==> flow/design.v <==
`timescale 1ns / 1ps
module startup_controller(
	input clk,
	input rst,
	input start,
	input stop,
	output reg mcu_pwr,
	output reg is_sending,
	output reg ready
);
reg is_pulling_low, is_waiting_for_clock, is_waiting_for_bkgd_stable;
reg [15:0] timer;
always @(posedge clk) begin
	if (rst || stop) begin  
		is_pulling_low <= 0;
		is_waiting_for_clock <= 0;
		is_waiting_for_bkgd_stable <= 0;
		is_sending <= 0;
		mcu_pwr <= 0;
		ready <= 1;
	end else if (start) begin
		is_pulling_low <= 1;
		is_sending <= 1;
		timer <= 250;  
		ready <= 0;
	end else if (is_pulling_low) begin
		if (timer == 0) begin
			mcu_pwr <= 1;
			is_pulling_low <= 0;
			is_waiting_for_clock <= 1;
			timer <= 1200;  
		end else begin
			timer <= timer - 1;
		end
	end else if (is_waiting_for_clock) begin
		if (timer == 0) begin
			is_sending <= 0;  
			is_waiting_for_clock <= 0;
			is_waiting_for_bkgd_stable <= 1;
			timer <= 500;  
		end else begin
			timer <= timer - 1;
		end
	end else if (is_waiting_for_bkgd_stable) begin
		if (timer == 0) begin
			is_waiting_for_bkgd_stable <= 0;
			ready <= 1;
		end else begin
			timer <= timer - 1;
		end
	end
end
endmodule
`timescale 1ns / 1ps
module sync_controller(
	input clk,
	input rst,
	input bkgd_in,
	output is_sending,
	input start_sync,
	output [31:0] sync_length,
	output sync_length_is_ready,
	output reg ready,
	output [4:0] debug
);
parameter HIGHTIME = 32'd6500;  
reg [2:0] state;
reg [31:0] sync_count;
assign debug = {2'd0, state};
assign is_sending = state == 1;
assign sync_length = sync_count;
assign sync_length_is_ready = (state != 1) && (state != 4);
always @(posedge clk) begin
	sync_count <= sync_count;
	if (rst) begin
		state <= 0;
		sync_count <= HIGHTIME;  
		ready <= 0;
	end else if (start_sync) begin
		state <= 1;
		sync_count <= HIGHTIME;
		ready <= 0;
	end else if (state == 1) begin
		if (sync_count == 0) begin
			state <= 2;
			sync_count <= 8'h0f;
		end else begin
			sync_count <= sync_count - 1;
		end
	end else if (state == 2) begin
		if (sync_count == 0) begin
			state <= 3;
		end else begin
			sync_count <= sync_count - 1;
		end
	end else if (state == 3) begin
		if (bkgd_in == 0) begin
			state <= 4;
		end
	end else if (state == 4) begin
		if (bkgd_in == 1) begin
			state <= 0;
			ready <= 1;
		end else begin
			sync_count <= sync_count + 1;
		end
	end
end
endmodule
`timescale 1ns / 1ps
module bdc_clk_pulse_generator(
	input clk,
	input rst,
	output bdc_clk_pulse,
	input [31:0] sync_length,
	input set_sync_length
);
reg [15:0] counter;
reg [31:0] target_time;  
reg [31:0] residual;
assign bdc_clk_pulse = counter == 0;
always @(posedge clk) begin
	if (rst) begin
		counter <= 0;
		target_time <= 0;
		residual <= 0;
	end else if (set_sync_length) begin
		target_time <= sync_length;
		residual <= sync_length;
	end else if (counter > residual[31:7]) begin
		counter <= 0;
		residual <= residual[6:0] + target_time;
	end else begin
		counter <= counter + 1;
	end
end
endmodule
`timescale 1ns / 1ps
module bdc_interface(
	input clk,
	input rst,
	output reg is_sending,
	input bkgd_in,
	input tgt_clk_pulse,
	input [7:0] data_in,
	input send_data,
	output reg [7:0] data_out,
	input read_data,
	output ready
);
reg [3:0] state;
reg [7:0] tgt_clk_timer;
reg [7:0] data;
reg [3:0] bitsleft;
assign ready = state == 0 && !read_data && !send_data;
always @(posedge clk) begin
	if (rst) begin
		state <= 0;
		tgt_clk_timer <= 0;
		is_sending <= 0;
	end else if (tgt_clk_timer > 0) begin
		if (tgt_clk_pulse) begin
			tgt_clk_timer <= tgt_clk_timer - 1;
		end
	end else begin
		case (state)
		0: begin
			if (send_data) begin
				state <= 1;
				data <= data_in;
				bitsleft <= 8;
			end else if (read_data) begin
				state <= 3;
				bitsleft <= 8;
			end
		end
		1: begin
			if (bitsleft > 0) begin
				state <= 2;
				is_sending <= 1;
				if (data[7]) begin
					tgt_clk_timer <= 4;
				end else begin
					tgt_clk_timer <= 14;
				end
			end else begin
				state <= 0;
			end
		end
		2: begin
			is_sending <= 0;
			if (data[7]) begin
				tgt_clk_timer <= 14;
			end else begin
				tgt_clk_timer <= 4;
			end
			state <= 1;
			bitsleft <= bitsleft - 1;
			data <= {data[6:0], 1'd0};
		end
		3: begin
			if (bitsleft > 0) begin
				is_sending <= 1;
				tgt_clk_timer <= 3;
				state <= 4;
			end else begin
				data_out <= data;
				state <= 0;
			end
		end
		4: begin
			is_sending <= 0;
			tgt_clk_timer <= 7;
			state <= 5;
		end
		5: begin
			data <= {data[6:0], bkgd_in};
			bitsleft <= bitsleft - 1;
			tgt_clk_timer <= 6;
			state <= 3;
		end
		endcase
	end
end
endmodule
`timescale 1ns / 1ps
module bdm(
	input clk,
	input rst,
	input bkgd_in,
	output bkgd_out,
	output bkgd_is_high_z,
	output mcu_pwr,
	output mcu_vpp,
	input do_read,
	input do_write,
	input do_start_mcu,
	input do_stop_mcu,
	input do_delay,
	input do_echo_test,
	input do_enable_vpp,
	input do_disable_vpp,
	input do_echo_sync_value,
	input do_resync,
	input [7:0] data_in,
	output [7:0] data_out,
	output ready,
	output reg valid,
	output [3:0] debug
);
reg [7:0] echo_data;
wire [31:0] sync_count;
wire sync_is_sending;
wire [4:0] sync_debug;
reg sync_start;
wire sync_ready;
wire startup_start;
reg startup_stop;
wire startup_is_sending, startup_ready;
wire bdc_is_sending, bdc_ready;
wire [7:0] bdc_data_out;
wire bdc_read_data, bdc_send_data;
wire hold_commands_in_reset;
assign hold_commands_in_reset = 1'd0;  
wire bdc_clk_pulse;
reg [3:0] state;
reg [7:0] delay_counter;
startup_controller startup_controller(
	.clk(clk),
	.rst(rst || hold_commands_in_reset),
	.start(startup_start),
	.stop(startup_stop),
	.mcu_pwr(mcu_pwr),
	.is_sending(startup_is_sending),
	.ready(startup_ready)
);
sync_controller sync_controller(
	.clk(clk),
	.rst(rst || hold_commands_in_reset || do_stop_mcu || do_resync),
	.bkgd_in(bkgd_in),
	.is_sending(sync_is_sending),
	.start_sync(sync_start),
	.sync_length(sync_count),
	.sync_length_is_ready(),
	.ready(sync_ready),
	.debug(sync_debug)
);
reg set_bdc_pulse_gen;
bdc_clk_pulse_generator bdc_clk_pulse_generator(
	.clk(clk),
	.rst(rst || hold_commands_in_reset),
	.bdc_clk_pulse(bdc_clk_pulse),
	.sync_length(sync_count),
	.set_sync_length(set_bdc_pulse_gen)
);
bdc_interface bdc_interface(
	.clk(clk),
	.rst(rst || hold_commands_in_reset),
	.is_sending(bdc_is_sending),
	.bkgd_in(bkgd_in),
	.tgt_clk_pulse(bdc_clk_pulse),
	.data_in(data_in),
	.send_data(bdc_send_data),
	.data_out(bdc_data_out),
	.read_data(bdc_read_data),
	.ready(bdc_ready)
);
assign debug = sync_debug; 
assign bkgd_out = 1'd0;
assign bkgd_is_high_z =
	(state == 1 && startup_is_sending) ? 1'd0 :
	(state == 2 && sync_is_sending) ? 1'd0 :
	(state == 3 && bdc_is_sending) ? 1'd0 :
	(state == 4 && bdc_is_sending) ? 1'd0 :
	1'd1;
assign startup_start = state == 0 && do_start_mcu;
assign bdc_read_data = state == 0 && do_read;
assign bdc_send_data = state == 0 && do_write;
assign data_out =
	state == 5 ? echo_data :
	state == 7 ? sync_count[15:8] :
	state == 8 ? sync_count[7:0] :
	bdc_data_out;
assign ready = state == 0 && !do_start_mcu && !do_stop_mcu && !do_read && !do_write && !do_delay && !do_echo_test && !do_echo_sync_value && !do_resync;
reg vpp_enabled;
assign mcu_vpp = vpp_enabled;
always @(posedge clk) begin
	startup_stop <= 0;
	sync_start <= 0;
	set_bdc_pulse_gen <= 0;
	valid <= 0;
	if (rst) begin
		state <= 0;
		vpp_enabled <= 0;
	end else if (state == 0) begin
		if (do_start_mcu) begin
			state <= 1;
		end else if (do_stop_mcu) begin
			startup_stop <= 1;
		end else if (do_read) begin
			state <= 3;
		end else if (do_write) begin
			state <= 4;
		end else if (do_delay) begin
			state <= 6;
			delay_counter <= {data_in, 4'd0};
		end else if (do_echo_test) begin
			state <= 5;
			echo_data <= data_in;
			valid <= 1;
		end else if (do_enable_vpp) begin
			vpp_enabled <= 1;
		end else if (do_disable_vpp) begin
			vpp_enabled <= 0;
		end else if (do_echo_sync_value) begin
			state <= 7;
			valid <= 1;
		end else if (do_resync) begin
			state <= 2;
			sync_start <= 1;
		end
	end else if (state == 1) begin
		if (startup_ready) begin
			state <= 2;
			sync_start <= 1;
		end
	end else if (state == 2) begin
		if (sync_ready) begin
			set_bdc_pulse_gen <= 1;
			state <= 0;
		end
	end else if (state == 3) begin
		if (bdc_ready) begin
			state <= 0;
			valid <= 1;
		end
	end else if (state == 4) begin
		if (bdc_ready) begin
			state <= 0;
		end
	end else if (state == 6) begin
		if (delay_counter == 0) begin
			state <= 0;
		end else begin
			delay_counter <= delay_counter - 1;
		end
	end else if (state == 5) begin
		state <= 0;
	end else if (state == 7) begin
		state <= 8;
		valid <= 1;
	end else if (state == 8) begin
		state <= 0;
	end
end
endmodule
Tool chain data of bdm
The steps from the RTL of bdm to its reports follow in flow order.
Lines are those of the file above, counted from 1.
Operators carry their Yosys type and port widths (W data, S select, Z words).
{ "setup": {"top": "bdm", "clock_port": "clk", "library": "sky130hd", "lib_corner": "tt_025C_1v80"} }

After elaboration
Counts by Yosys on the flattened word-level netlist (proc, flatten, opt, wreduce; memories kept). Register bits leave out memories and registers merged into their read ports (data or address). Print and check cells are left out. Cells with the same type and inputs are merged into one.
{ "word_totals": {"ff_bits": 196, "in_bits": 21, "output_inout_bits": 18} }
{ "op_classes": {"n_addsub": 8, "cmp": 3, "eq_ne": 54, "muxes": 137, "logic": 17, "n_reduce_logical": 80} }
{ "op_table": {"columns": ["operator", "n"], "rows": [
  ["$mux W32", 9],
  ["$mux W8", 20],
  ["$mux W4", 29],
  ["$mux W16", 7],
  ["$mux W1", 57],
  ["$pmux W8 S5", 1],
  ["$ne A2 B2 Y1 const B", 17],
  ["$logic_not A16 Y1", 2],
  ["$add A32 B1 Y32 const B", 1],
  ["$sub A32 B1 Y32 const B", 1],
  ["$logic_not A32 Y1", 1],
  ["$add A7 B32 Y32", 1],
  ["$mux W3", 9],
  ["$gt A16 B25 Y1", 1],
  ["$eq A4 B3 Y1 const B", 6],
  ["$reduce_and A4 Y1", 6],
  ["$reduce_and A8 Y1", 3],
  ["$pmux W8 S3", 1],
  ["$pmux W4 S6", 1],
  ["$reduce_and A3 Y1", 6],
  ["$logic_and A1 B1 Y1", 17],
  ["$not A1 Y1", 17],
  ["$add A16 B1 Y16 const B", 1],
  ["$sub A16 B1 Y16 const B", 1],
  ["$eq A4 B2 Y1 const B", 4],
  ["$sub A8 B1 Y8 const B", 2],
  ["$reduce_and A5 Y1", 3],
  ["$reduce_bool A2 Y1", 7]
]} }
Other operator kinds: 35; their cells: 68.

Longest topological paths
Depth = most cells in a row (Yosys ltp): at word level without a register or memory, in the mapped netlist without a sequential cell, where the memories' decode and read muxes count.
{ "depth": {"ltp_word": 11, "abc_area": 0, "ltp_mapped": 11} }

Netlist
The flow's flattened synthesis, as Yosys stat reports it; memories are mapped. The netlist is that of the ABC_AREA named above (0 if unset); the other value can give another one.
{ "mapped": {"cell_count": 1409, "mapped_area_um2": 11808.8, "flip_flops": 203, "buf_cells": 104} }
{ "by_type": {"columns": ["cell_type", "n"], "rows": [
  ["sky130_fd_sc_hd__dfxtp_1", 151],
  ["sky130_fd_sc_hd__edfxtp_1", 52],
  ["sky130_fd_sc_hd__nor2_1", 147],
  ["sky130_fd_sc_hd__nand2_1", 132],
  ["sky130_fd_sc_hd__ha_1", 34],
  ["sky130_fd_sc_hd__a21oi_1", 76],
  ["sky130_fd_sc_hd__o21ai_0", 74],
  ["sky130_fd_sc_hd__xor2_1", 42],
  ["sky130_fd_sc_hd__mux2i_1", 34],
  ["sky130_fd_sc_hd__clkbuf_1", 88],
  ["sky130_fd_sc_hd__xnor2_1", 36],
  ["sky130_fd_sc_hd__nand3_1", 62],
  ["sky130_fd_sc_hd__nor3_1", 52],
  ["sky130_fd_sc_hd__nor4_1", 37],
  ["sky130_fd_sc_hd__nand4_1", 33],
  ["sky130_fd_sc_hd__inv_1", 45],
  ["sky130_fd_sc_hd__and3_1", 20],
  ["sky130_fd_sc_hd__and4_1", 14]
]} }
Not listed: further types 62, cells in them 280.
The figures by module come from a second, unflattened synthesis with its own total; it is not the netlist above.
{ "unflattened": {"cells_unflattened": 1418, "hier_area_um2": 12353.1} }
Rows give one instance, submodules left out.
{ "modules": {"columns": ["module", "n_inst", "cells", "mod_area_um2", "mod_seq_area_um2"], "rows": [
  ["bdc_clk_pulse_generator", 1, 537, 4540.6, 1601.5],
  ["sync_controller", 1, 448, 3334.4, 720.7],
  ["bdc_interface", 1, 149, 1645.3, 900.9],
  ["bdm", 1, 173, 1596.5, 760.7],
  ["startup_controller", 1, 111, 1236.2, 600.6]
]} }

Timing after synthesis
Path of least setup slack by OpenSTA after synthesis, without wires, with an ideal clock, recovery checks aside; 20% of the period is set as input and as output delay. Where synthesis merged equal registers, the netlist keeps one of their names.
{ "synth_timing": {"kind": "flip-flop to flip-flop", "startpoint": "register sync_controller.sync_count[0]", "endpoint": "register sync_controller.sync_count[11]", "clock_period_ps": 5000, "setup_time_ps": 122, "arrival_time_ps": 3024, "required_time_ps": 4878, "path_slack_ps": 1854, "delay_ps": 3146, "path_stages": 11, "path_buffers": 2, "period_less_setup_slack_ps": 3146} }
"delay_ps" is the arrival time less input delay plus setup time.
"path_stages": output pins that drive a net of the path, with the launching flip-flop's if there is one; two outputs of one cell count as two.
"period_less_setup_slack_ps" = period - worst setup slack (recovery checks aside). The figure is calculated, with input and output delays left at 20% of the set period.
The rows between start and end are the longest chain of elaborated cells between them; the timing report does not say that the signal goes this way. Where chains are equally long, one stands for them.
A line is the first line of the expression or statement that the cell stems from. Yosys adds cells for indexed reads and writes and turns some case tables into memories.
At most two assigning lines are given for a register; there are more.
{ "synth_between": {"cell_sequence": "sky130_fd_sc_hd__dfxtp_1 sky130_fd_sc_hd__inv_1 sky130_fd_sc_hd__ha_1 sky130_fd_sc_hd__or4b_2 sky130_fd_sc_hd__or4_1 sky130_fd_sc_hd__buf_2 sky130_fd_sc_hd__or4_4 sky130_fd_sc_hd__buf_6 sky130_fd_sc_hd__a31oi_4 sky130_fd_sc_hd__o22ai_1 sky130_fd_sc_hd__a221o_1", "elab_chain_cells": 6} }
{ "synth_lines": {"columns": ["item", "line", "rtl"], "rows": [
  ["start, declared", 68, "reg [31:0] sync_count;"],
  ["start, assigned", 74, "sync_count <= sync_count;"],
  ["start, assigned", 88, "sync_count <= sync_count - 1;"],
  ["$add A32 B1 Y32", 105, "sync_count <= sync_count + 1;"],
  ["$mux W32", 101, "if (bkgd_in == 1) begin"],
  ["$mux W32", 100, "end else if (state == 4) begin"],
  ["$mux W32", 96, "end else if (state == 3) begin"],
  ["$mux W32", 90, "end else if (state == 2) begin"],
  ["$mux W32", 83, "end else if (state == 1) begin"],
  ["end, assigned", 74, null],
  ["end, assigned", 88, null],
  ["end, declared", 68, null]
]} }

Worst path after layout
From the final timing report of flow run A: the path of least setup slack in the routed layout; clock arrival at registers is part of the times.
The report prints the path's times to 10 ps; the period is as set.
{ "layout_timing": {"kind": "flip-flop to flip-flop", "startpoint": "register sync_controller.sync_count[0]", "endpoint": "register sync_controller.sync_count[5]", "clock_period_ps": 2940, "setup_time_ps": 120, "arrival_time_ps": 3360, "required_time_ps": 3390, "path_slack_ps": 30, "path_stages": 9, "path_buffers": 0} }
The rows between start and end are the longest chain of elaborated cells between them; the timing report does not say that the signal goes this way. Where chains are equally long, one stands for them.
At most two assigning lines are given for a register; there are more.
{ "layout_between": {"cell_sequence": "sky130_fd_sc_hd__dfxtp_2 sky130_fd_sc_hd__inv_2 sky130_fd_sc_hd__ha_2 sky130_fd_sc_hd__or4b_4 sky130_fd_sc_hd__or4_4 sky130_fd_sc_hd__or4_4 sky130_fd_sc_hd__nand2_8 sky130_fd_sc_hd__o22ai_1 sky130_fd_sc_hd__a221o_1", "elab_chain_cells": 6} }
{ "layout_lines": {"columns": ["item", "line", "rtl"], "rows": [
  ["start, declared", 68, "reg [31:0] sync_count;"],
  ["start, assigned", 74, "sync_count <= sync_count;"],
  ["start, assigned", 88, "sync_count <= sync_count - 1;"],
  ["$add A32 B1 Y32", 105, "sync_count <= sync_count + 1;"],
  ["$mux W32", 101, "if (bkgd_in == 1) begin"],
  ["$mux W32", 100, "end else if (state == 4) begin"],
  ["$mux W32", 96, "end else if (state == 3) begin"],
  ["$mux W32", 90, "end else if (state == 2) begin"],
  ["$mux W32", 83, "end else if (state == 1) begin"],
  ["end, assigned", 74, null],
  ["end, assigned", 88, null],
  ["end, declared", 68, null]
]} }

## Implementation results

Measured results for bdm: 2 stored runs of the Yosys and OpenROAD flow on sky130hd. The settings differ; the order carries no meaning. The constraints put input and output delay at 20% of the set period each and load the outputs with 0.01 pF.
"timing.achieved_period_ps" is the run's clock period less its worst setup slack. It is reckoned from that one timing run; input and output delays stay at 20% of the period that was set.
"worst_path_allowed_less_slack_ps" = time allowed to the worst setup path (clock period - input delay - output delay, where it has them) - its slack; a late launch clock adds to it, a late capture clock takes from it.
"fin_power_w": no workload was simulated; the value follows from the tool's default switching activity.
"worst_path_allowed_less_slack_ps" is known to 10 ps.

Flow run A
==> flow/run.sh <==
#!/bin/bash
# the make line also repeats the synthesis and layout settings of config.mk as NAME=value (left out here)
make -C /OpenROAD-flow-scripts/flow DESIGN_CONFIG=/design/flow/config.mk WORK_HOME=/design/flow/orfs CLKGATE_MAP_FILE= finish
==> flow/config.mk <==
export PLATFORM = sky130hd
export DESIGN_NAME = bdm
export DESIGN_NICKNAME = bdm
export VERILOG_FILES = /design/flow/design.v
export SDC_FILE = /design/flow/constraint.sdc
export NUM_CORES = 4
export LEC_CHECK = 0
export CAP_MARGIN = 20
export CELL_PAD_IN_SITES_GLOBAL_PLACEMENT = 3
export CORE_MARGIN = 2
export CORE_UTILIZATION = 29
export MIN_ROUTING_LAYER = met2
export PLACE_DENSITY_LB_ADDON = 0.0
export SLEW_MARGIN = 20
==> flow/constraint.sdc <==
create_clock -name core_clock -period 2.94 [get_ports {clk}]
set_input_delay 0.5880 -clock core_clock [delete_from_list [all_inputs] [get_ports {clk}]]
set_output_delay 0.5880 -clock core_clock [all_outputs]
set_load 0.01 [all_outputs]

==> results of flow run A, as JSON <==
{
  "timing.achieved_period_ps": 2909,
  "setup_ws_ps": 31,
  "fin_util_pct": 35.8,
  "finalCellArea_um2": 14332.5,
  "tns_ps": 0,
  "holdWs_ps": 320,
  "fin_power_w": 0.008368,
  "yosys_chip_area_um2": 11808.8,
  "worst_path_allowed_less_slack_ps": 2910,
  "timing.worst_path_kind": "flip-flop to flip-flop",
  "die_footprint_um2": 42349.5
}

Flow run B
==> flow/run.sh <==
#!/bin/bash
# the make line also repeats the synthesis and layout settings of config.mk as NAME=value (left out here)
make -C /OpenROAD-flow-scripts/flow DESIGN_CONFIG=/design/flow/config.mk WORK_HOME=/design/flow/orfs CLKGATE_MAP_FILE= finish
==> flow/config.mk <==
export PLATFORM = sky130hd
export DESIGN_NAME = bdm
export DESIGN_NICKNAME = bdm
export VERILOG_FILES = /design/flow/design.v
export SDC_FILE = /design/flow/constraint.sdc
export NUM_CORES = 4
export LEC_CHECK = 0
export ABC_AREA = 1
export CAP_MARGIN = 20
export CELL_PAD_IN_SITES_GLOBAL_PLACEMENT = 3
export CORE_MARGIN = 2
export CORE_UTILIZATION = 40
export SETUP_SLACK_MARGIN = -0.15
export SLEW_MARGIN = 20
==> flow/constraint.sdc <==
create_clock -name core_clock -period 5.0 [get_ports {clk}]
set_input_delay 1.0000 -clock core_clock [delete_from_list [all_inputs] [get_ports {clk}]]
set_output_delay 1.0000 -clock core_clock [all_outputs]
set_load 0.01 [all_outputs]

==> results of flow run B, as JSON <==
{
  "timing.achieved_period_ps": 3952,
  "setup_ws_ps": 1048,
  "fin_util_pct": 45.1,
  "finalCellArea_um2": 14609.0,
  "tns_ps": 0,
  "holdWs_ps": 460,
  "fin_power_w": 0.004688,
  "yosys_chip_area_um2": 13072.5,
  "worst_path_allowed_less_slack_ps": 2950,
  "timing.worst_path_kind": "flip-flop to output port",
  "die_footprint_um2": 34143.6
}
